==> flow/design.v <==
`timescale 1ns / 1ns
`timescale 1ns / 1ns
module alu #(
    parameter DATA_WIDTH = 16
) (
    input [DATA_WIDTH-1:0] data_in1,
    data_in2,
    input [1:0] op,
    output reg [DATA_WIDTH-1:0] data_out,
    output [2:0] flag
);
  reg carry;
  wire zero, neg;
  wire [16:0] data_in1_add, data_in2_add;
  assign data_in1_add = data_in1;
  assign data_in2_add = data_in2;
  always @(*) begin
    case (op)
      2'b00: {carry, data_out} = {1'b0, ~(data_in1 | data_in2)};
      2'b01: {carry, data_out} = data_in1_add + data_in2_add;
      2'b10: {carry, data_out} = {1'b0, data_in1};
      2'b11: {carry, data_out} = {1'b0, (data_in2 >> 1)};
    endcase
  end
  assign zero = ~(|data_out);
  assign neg  = data_out[DATA_WIDTH-1];
  assign flag = {zero, neg, carry};
endmodule
`timescale 1ns / 1ns
module register #(
    parameter N = 16
) (
    input clk,
    rst,
    en,
    input [N-1:0] data_in,
    output reg [N-1:0] data_out
);
  always @(posedge clk, negedge rst) begin
    if (!rst) begin
      data_out <= 0;
    end else begin
      if (en) begin
        data_out <= data_in;
      end
    end
  end
endmodule
`timescale 1ns / 1ns
module registerfile #(
    parameter N = 16,
    M = 5
) (
    input clk,
    en,
    input [N-1:0] wr_data,
    input [M-1:0] addr,
    output [N-1:0] rd_data
);
  reg [N-1:0] mem[(2**M)-1:0];
  assign rd_data = (addr == 29) ? 0 : ( (addr == 30) ? 16'h1 : ( (addr == 31) ? 16'hffff : mem[addr]));
  always @(posedge clk) begin
    if (en) begin
      mem[addr] <= wr_data;
    end
  end
endmodule
`timescale 1ns / 1ns
 `timescale 1ns / 1ns
module state (
    input            clk,
    rst,
    input      [2:0] op,
    output reg [3:0] state,
    input      [2:0] flag
);
  reg [3:0] nextstate;
  reg       br;
  always @(*) begin
    case (state)
      4'b0000: begin
        if (op == 3'b000) begin
          nextstate = 4'b0001;
        end else if (op == 3'b001) begin
          nextstate = 4'b0010;
        end else if (op == 3'b010) begin
          nextstate = 4'b0011;
        end else if (op == 3'b011) begin
          nextstate = 4'b1010;
        end else if (op == 3'b100) begin
          nextstate = 4'b0100;
        end else if (op == 3'b101) begin
          nextstate = 4'b0101;
        end else if (op == 3'b110) begin
          nextstate = 4'b1000;
        end else nextstate = 4'b0111;
      end
      4'b0001: begin
        nextstate = 4'b1010;
      end
      4'b0010: nextstate = 4'b1010;
      4'b0011: nextstate = 4'b1010;
      4'b0100: nextstate = 4'b1010;
      4'b0101: nextstate = 4'b0110;
      4'b0110: nextstate = 4'b1010;
      4'b0111: nextstate = 4'b1010;
      4'b1000:
      if (br) nextstate = 4'b1001;
      else nextstate = 4'b1010;
      4'b1001: nextstate = 4'b0000;
      4'b1010: nextstate = 4'b0000;
      default: nextstate = 4'b0000;
    endcase   
  end
  always @(posedge clk, negedge rst) begin
    if (!rst) begin
      state <= 4'b0000;
    end else begin
      state <= nextstate;
    end
  end
  always @(*) begin
    case (op)
      3'h0: br = 0;
      3'h1: br = flag[0];
      3'h2: br = flag[1];
      3'h3: br = flag[1] | flag[0];
      3'h4: br = flag[2];
      3'h5: br = flag[2] | flag[0];
      3'h6: br = flag[2] | flag[1];
      3'h7: br = 1;
      default: br = 0;
    endcase   
  end   
endmodule   
`timescale 1ns / 1ns
 `timescale 1ns / 1ns
module decode (
    input [2:0] op,
    input [3:0] state,
    output reg [13:0] dec
);
  always @(*) begin
    case (state)
      4'b0000: begin
        if (op == 3'b110) begin
          dec = 14'b1_1_x_x_xx_xx_1_0_0_1_0_0;
        end else if (op == 3'b101) begin
          dec = 14'b1_1_x_x_xx_xx_1_0_0_0_0_0;
        end else if (op == 3'b011) begin
          dec = 14'bx_1_0_x_1x_xx_0_0_1_0_0_0;
        end else begin
          dec = 14'bx_1_x_x_xx_xx_0_0_0_1_0_0;
        end
      end
      4'b0001: dec = 14'bx_1_x_1_xx_00_0_1_0_0_1_0;
      4'b0010: dec = 14'bx_1_x_1_xx_01_0_1_0_0_1_0;
      4'b0011: dec = 14'bx_0_x_0_1x_xx_0_1_0_0_0_0;
      4'b0100: dec = 14'bx_0_x_x_xx_xx_0_0_0_0_0_1;
      4'b0101: dec = 14'b1_1_x_0_00_xx_1_1_0_0_0_0;
      4'b0110: dec = 14'b1_1_x_0_01_xx_0_1_0_0_0_0;
      4'b1000: dec = 14'bx_1_1_x_xx_xx_0_0_1_0_0_0;
      4'b1001: dec = 14'b0_1_x_x_xx_xx_1_0_0_0_0_0;
      4'b0111: dec = 14'bx_1_x_1_xx_11_0_1_0_0_1_0;
      4'b1011: dec = 14'bx_1_0_x_xx_xx_0_0_0_0_0_1;
      4'b1010: dec = 14'b1_1_x_x_xx_xx_1_0_0_0_0_0;
      default: dec = 14'b0;
    endcase
  end
endmodule
`timescale 1ns / 1ns
module Temple #(
    parameter ADDR_WIDTH = 16,
    parameter DATA_WIDTH = 16
) (
    input                   clk,
    rst,
    output [ADDR_WIDTH-1:0] addr,
    input  [          15:0] rd_data,
    output [          15:0] wr_data,
    output                  en
);
  wire [15:0] pc_sel_data, acc_sel_data, reg_sel_data, imm_sel_data;
  wire [15:0] pc_out, add_out, acc_out;
  wire [15:0] regfile_out, rf_out, alu_out;
  wire [2:0] flag_out, alu_flag;
  wire pc_sel, acc_sel, reg_sel, addr_sel;
  wire pc_en, acc_en, regfile_en, flag_en, rf_en;
  wire [1:0] imm_sel, alu_op;
  wire [ 2:0] op;
  wire [ 3:0] state;
  wire [13:0] dec;
  wire [ 4:0] regfile_addr;
  wire [ 7:0] half_imm_data;
  assign {pc_sel,addr_sel,reg_sel,acc_sel,imm_sel[1:0],alu_op[1:0],pc_en,acc_en,regfile_en,rf_en,flag_en,en} = dec;
  state statemachine (
      .clk(clk),
      .rst(rst),
      .op(op),
      .state(state),
      .flag(flag_out)
  );
  decode decode (
      .op(op),
      .state(state),
      .dec(dec)
  );
  register PC (
      .clk(clk),
      .rst(rst),
      .en(pc_en),
      .data_in(pc_sel_data),
      .data_out(pc_out)
  );
  register Acc (
      .clk(clk),
      .rst(rst),
      .en(acc_en),
      .data_in(acc_sel_data),
      .data_out(acc_out)
  );
  register #(
      .N(3)
  ) flag (
      .clk(clk),
      .rst(rst),
      .en(flag_en),
      .data_in(alu_flag),
      .data_out(flag_out)
  );
  register regi (
      .clk(clk),
      .rst(rst),
      .en(rf_en),
      .data_in(regfile_out),
      .data_out(rf_out)
  );
  alu alu (
      .data_in1(rf_out),
      .data_in2(acc_out),
      .op(alu_op),
      .data_out(alu_out),
      .flag(alu_flag)
  );
  registerfile regfile (
      .clk(clk),
      .en(regfile_en),
      .wr_data(reg_sel_data),
      .rd_data(regfile_out),
      .addr(regfile_addr)
  );
  assign pc_sel_data = (pc_sel) ? add_out : rf_out;
  assign add_out = pc_out + 16'h1;
  assign acc_sel_data = (acc_sel) ? alu_out : imm_sel_data;
  assign reg_sel_data = (reg_sel) ? add_out : acc_out;
  assign addr = addr_sel ? {pc_out[15:1], 1'b0} : {rf_out[15:1], 1'b0};
  assign wr_data = acc_out;
  assign op = (pc_out[0]) ? rd_data[15:13] : rd_data[7:5];
  assign regfile_addr = (pc_out[0]) ? rd_data[12:8] : rd_data[4:0];
  assign half_imm_data = (pc_out[0]) ? rd_data[15:8] : rd_data[7:0];
  assign imm_sel_data = (imm_sel[1]) ? rd_data[15:0] : ( (imm_sel[0]) ? {half_imm_data, acc_out[7:0]} : {acc_out[15:8], half_imm_data});
endmodule   
# From RTL to reports: Temple
# What the tools print for Temple, step after step.
# Line numbers count from 1 in the design file above.
# Operators: Yosys type, input widths -> output width; for muxes data width and select width s.
setup:
  design: "Temple"
  clk_port: "clk"
  lib: "sky130hd"
  lib_corner: "tt_025C_1v80"

# Elaborated design
# Counts by Yosys on the flattened word-level netlist (proc, flatten, opt, wreduce; memories kept). Register bits leave out memories and registers merged into their read ports (data or address). Print and check cells are left out. Cells with the same type and inputs are merged into one.
# Yosys's memory passes give these memory sizes; they may raise the number of words (mostly to a power of two), join words into wider ones and drop unused or constant bits.
bits:
  reg_bits: 55
  mem_bits_rw: 512
  n_memories: 1
  output_inout_bits: 33
op_classes:
  addsub: 2
  equal: 25
  muxes: 30
  logic: 6
  reduce_logical: 8
memory_table:
  columns: ["memory", "words", "word_bits", "rd", "write_ports", "line", "rtl"]
  rows:
  - ["regfile.mem", 32, 16, 1, 1, 60, "reg [N-1:0] mem[(2**M)-1:0];"]
ops:
  columns: ["operator", "count"]
  rows:
  - ["$pmux 14 s12", 1]
  - ["$mux 16", 10]
  - ["$pmux 17 s4", 1]
  - ["$mux 14", 2]
  - ["$mux 4", 7]
  - ["$add 16x16->17", 1]
  - ["$add 16x1->16 const B", 1]
  - ["$or 16x16->16", 1]
  - ["$not 16->16", 1]
  - ["$reduce_or 16->1", 1]
  - ["$eq 4x3->1 const B", 4]
  - ["$eq 4x4->1 const B", 4]
  - ["$pmux 4 s4", 1]
  - ["$eq 5x5->1 const B", 3]
  - ["$eq 3x3->1 const B", 4]
  - ["$mux 12", 1]
  - ["$mux 5", 2]
  - ["$eq 4x2->1 const B", 2]
  - ["$pmux 1 s8", 1]
  - ["$mux 8", 1]
  - ["$eq 3x2->1 const B", 2]
  - ["$reduce_or 6->1", 1]
  - ["$eq 2x2->1 const B", 2]
  - ["$reduce_and 2->1", 2]
  - ["$eq 4x1->1 const B", 1]
  - ["$logic_not 4->1", 1]
  - ["$or 1x1->1", 3]
  - ["$eq 3x1->1 const B", 1]
# Not listed: further kinds 9, cells in them 9.

# Depth
# Depth = most cells in a row (Yosys ltp): at word level without a register or memory, in the mapped netlist without a sequential cell, where the memories' decode and read muxes count.
logic_depth:
  ltp_word: 10
  ABC_AREA: 0
  mapped_depth: 11
  ltp_nobuf: 11

# After synthesis
# The flow's flattened synthesis, as Yosys stat reports it; memories are mapped. The netlist is that of the ABC_AREA named above (0 if unset); the other value can give another one.
# The area totals of this step are shown rounded.
by_type:
  columns: ["cell", "count", "area_total_um2"]
  rows:
  - ["sky130_fd_sc_hd__edfxtp_1", 498, 1.5E+04]
  - ["sky130_fd_sc_hd__mux4_2", 115, 2.59E+03]
  - ["sky130_fd_sc_hd__dfrtp_1", 61, 1.53E+03]
  - ["sky130_fd_sc_hd__a22oi_1", 55, 412.896]
  - ["sky130_fd_sc_hd__ha_1", 33, 412.896]
  - ["sky130_fd_sc_hd__a21oi_1", 81, 405.389]
  - ["sky130_fd_sc_hd__nand2_1", 108, 405.389]
  - ["sky130_fd_sc_hd__nor2_1", 95, 356.592]
  - ["sky130_fd_sc_hd__o21ai_0", 46, 230.221]
  - ["sky130_fd_sc_hd__o21ai_1", 32, 160.154]
  - ["sky130_fd_sc_hd__buf_2", 31, 155.149]
  - ["sky130_fd_sc_hd__nand3_1", 30, 150.144]
  - ["sky130_fd_sc_hd__and4_1", 17, 148.893]
  - ["sky130_fd_sc_hd__inv_1", 38, 142.637]
  - ["sky130_fd_sc_hd__mux2i_1", 14, 140.134]
  - ["sky130_fd_sc_hd__clkbuf_1", 31, 116.362]
  - ["sky130_fd_sc_hd__xnor2_1", 12, 105.101]
  - ["sky130_fd_sc_hd__buf_6", 9, 101.347]
# Not listed: further types 53, cells in them 199.
mapped:
  mapped_cells: 1505
  yosys_area_um2: 24100
  sequential_area_um2: 16500
  flip_flops: 560
# The figures by module come from a second, unflattened synthesis with its own total; it is not the netlist above.
hier_totals:
  cells_unflattened: 1658
  hier_area_um2: 25400
# Rows give one instance, submodules left out.
modules:
  columns: ["module", "n_inst", "n_cells", "area_um2", "seq_area_um2"]
  rows:
  - ["registerfile", 1, 1039, 19800, 15100]
  - ["register", 3, 34, 649, 400]
  - ["alu", 1, 204, 1560, 0.0]
  - ["Temple", 1, 242, 1450, 0.0]
  - ["decode", 1, 39, 263, 0.0]
  - ["state", 1, 26, 244, 100]
  - ["register (N=3)", 1, 6, 109, 75.1]

# Timing after synthesis
# Source: OpenSTA report_checks on the synthesized netlist (no wires, ideal clock, input and output delay 20% of the period each), path of least setup slack; recovery checks are left aside. Register names are those of the netlist, which keeps one name where synthesis merged equal registers.
synth_timing:
  path_kind: "input -> register"
  startpoint: "input port rd_data[0]"
  endpoint: "memory regfile.mem[11][0]"
  clock_period_ns: 7.0
  in_delay_ns: 1.400
  launch_ns: 1.400
  t_arrival_ns: 3.154
  required_ns: 6.612
  path_slack_ns: 3.458
  path_delay_ns: 2.142
  stages: 6
  path_buffers: 3
  synth_period_reached_ns: 3.542
# "path_delay_ns" = arrival - input delay + setup time.
# "stages" counts driving pins, that of a launching flip-flop among them; a cell with two outputs on the path counts twice.
# "synth_period_reached_ns" is the clock period less the worst setup slack; recovery checks do not enter. This is arithmetic on one report: input and output delays are still those of the set period (20% each).
# The rows between start and end are the longest chain of elaborated cells between them; the timing report does not say that the signal goes this way. Where chains are equally long, one stands for them.
# A line is the first line of the expression or statement that the cell stems from. Yosys adds cells for indexed reads and writes and turns some case tables into memories.
synth_between:
  cell_sequence: "sky130_fd_sc_hd__mux2_4 > sky130_fd_sc_hd__buf_6 > sky130_fd_sc_hd__buf_2 > sky130_fd_sc_hd__buf_2 > sky130_fd_sc_hd__o211ai_1 > sky130_fd_sc_hd__nor2_1"
  elab_chain_len: 2
synth_rtl:
  columns: ["item", "line", "rtl"]
  rows:
  - ["start: declaration", 179, "input  [          15:0] rd_data,"]
  - ["$mux 5", 259, "assign regfile_addr = (pc_out[0]) ? rd_data[12:8] : rd_data[4:0];"]
  - ["$mux 5", 63, "if (en) begin"]
  - ["end: declaration", 60, "reg [N-1:0] mem[(2**M)-1:0];"]

# Worst path after layout
# Path of least setup slack in the final report of stored run 1 (OpenROAD, finished layout, wires in). Where an end is a register, its clock arrival counts in the times.
layout_timing:
  path_kind: "register -> register"
  startpoint: "register PC.data_out[0]"
  endpoint: "register regi.data_out[12]"
  clock_period_ns: 3.12
  launch_ns: 0.59
  t_arrival_ns: 3.59
  required_ns: 3.61
  path_slack_ns: 0.02
  stages: 10
  path_buffers: 2
# The rows between start and end are the longest chain of elaborated cells between them; the timing report does not say that the signal goes this way. Where chains are equally long, one stands for them.
layout_between:
  cell_sequence: "sky130_fd_sc_hd__dfrtp_1 > sky130_fd_sc_hd__buf_6 > sky130_fd_sc_hd__buf_4 > sky130_fd_sc_hd__mux2_8 > sky130_fd_sc_hd__nand2_1 > sky130_fd_sc_hd__o21ai_0 > sky130_fd_sc_hd__a31oi_1 > sky130_fd_sc_hd__a21oi_1 > sky130_fd_sc_hd__and4_1 > sky130_fd_sc_hd__o21ai_1"
  elab_chain_len: 6
layout_rtl:
  columns: ["item", "line", "rtl"]
  rows:
  - ["start: declaration", 37, "output reg [N-1:0] data_out"]
  - ["start: assignment", 41, "data_out <= 0;"]
  - ["start: assignment", 44, "data_out <= data_in;"]
  - ["$mux 3", 258, "assign op = (pc_out[0]) ? rd_data[15:13] : rd_data[7:5];"]
  - ["$eq 3x2->1", 150, "end else if (op == 3'b011) begin"]
  - ["$mux 12", 150, null]
  - ["$mux 14", 148, "end else if (op == 3'b101) begin"]
  - ["$mux 14", 146, "if (op == 3'b110) begin"]
  - ["$pmux 14 s12", 144, "case (state)"]
  - ["end: assignment", 41, null]
  - ["end: assignment", 44, null]
  - ["end: declaration", 37, null]

# Stored flow runs of Temple (3 of them; Yosys, OpenROAD, sky130hd). They differ in their settings and are not a sequence. Constraints: input delay and output delay 20% of the set period each, output load 0.01 pF.
# "period_reached_ns" = clock period - worst setup slack. The figure is calculated, with input and output delays left at 20% of the set period.
# "design_power_uw": no workload was simulated; the value follows from the tool's default switching activity.
# Results are given in rounded form.
runs:
  - name: "stored run 1"
    settings:
      ABC_AREA: 0
      CAP_MARGIN: 25
      CELL_PAD_IN_SITES_GLOBAL_PLACEMENT: 0
      CORE_ASPECT_RATIO: 1.62
      CORE_MARGIN: 8
      CORE_UTILIZATION: 46
      GPL_ROUTABILITY_DRIVEN: 1
      HOLD_SLACK_MARGIN: 0.29
      MIN_ROUTING_LAYER: "met2"
      PLACE_DENSITY_LB_ADDON: 0.01
      SLEW_MARGIN: 35
      TNS_END_PERCENT: 20
      period_ns: 3.12
    results:
      die_area_um2: 60100
      final_setup_tns_ns: 0.000
      yosys_chip_area_um2: 24100
      worst_hold_slack_ns: 0.479
      finish.utilization_pct: 56.1
      fin_ws_ns: 0.023
      design_power_uw: 26700
      period_reached_ns: 3.097
  - name: "stored run 2"
    settings:
      CAP_MARGIN: 5
      CTS_CLUSTER_SIZE: 80
      GPL_TIMING_DRIVEN: 0
      MIN_ROUTING_LAYER: "met2"
      PLACE_DENSITY_LB_ADDON: 0.19
      period_ns: 7.0
      CORE_MARGIN: 2
      CORE_UTILIZATION: 40
      SLEW_MARGIN: 20
    results:
      fin_ws_ns: 2.11
      design_power_uw: 12300
      worst_hold_slack_ns: 0.461
      period_reached_ns: 4.887
      yosys_chip_area_um2: 24100
      final_setup_tns_ns: 0.000
      die_area_um2: 62100
      finish.utilization_pct: 48.4
  - name: "stored run 3"
    settings:
      ABC_AREA: 0
      CAP_MARGIN: 5
      CELL_PAD_IN_SITES_GLOBAL_PLACEMENT: 1
      CORE_ASPECT_RATIO: 0.81
      CORE_MARGIN: 4
      CORE_UTILIZATION: 36
      GPL_ROUTABILITY_DRIVEN: 0
      MIN_ROUTING_LAYER: "met2"
      PLACE_DENSITY_LB_ADDON: 0.09
      SLEW_MARGIN: 35
      TNS_END_PERCENT: 20
      period_ns: 6.35
    results:
      period_reached_ns: 5.423
      final_setup_tns_ns: 0.000
      die_area_um2: 71000
      yosys_chip_area_um2: 24100
      design_power_uw: 12900
      fin_ws_ns: 0.927
      finish.utilization_pct: 42.4
      worst_hold_slack_ns: 0.483
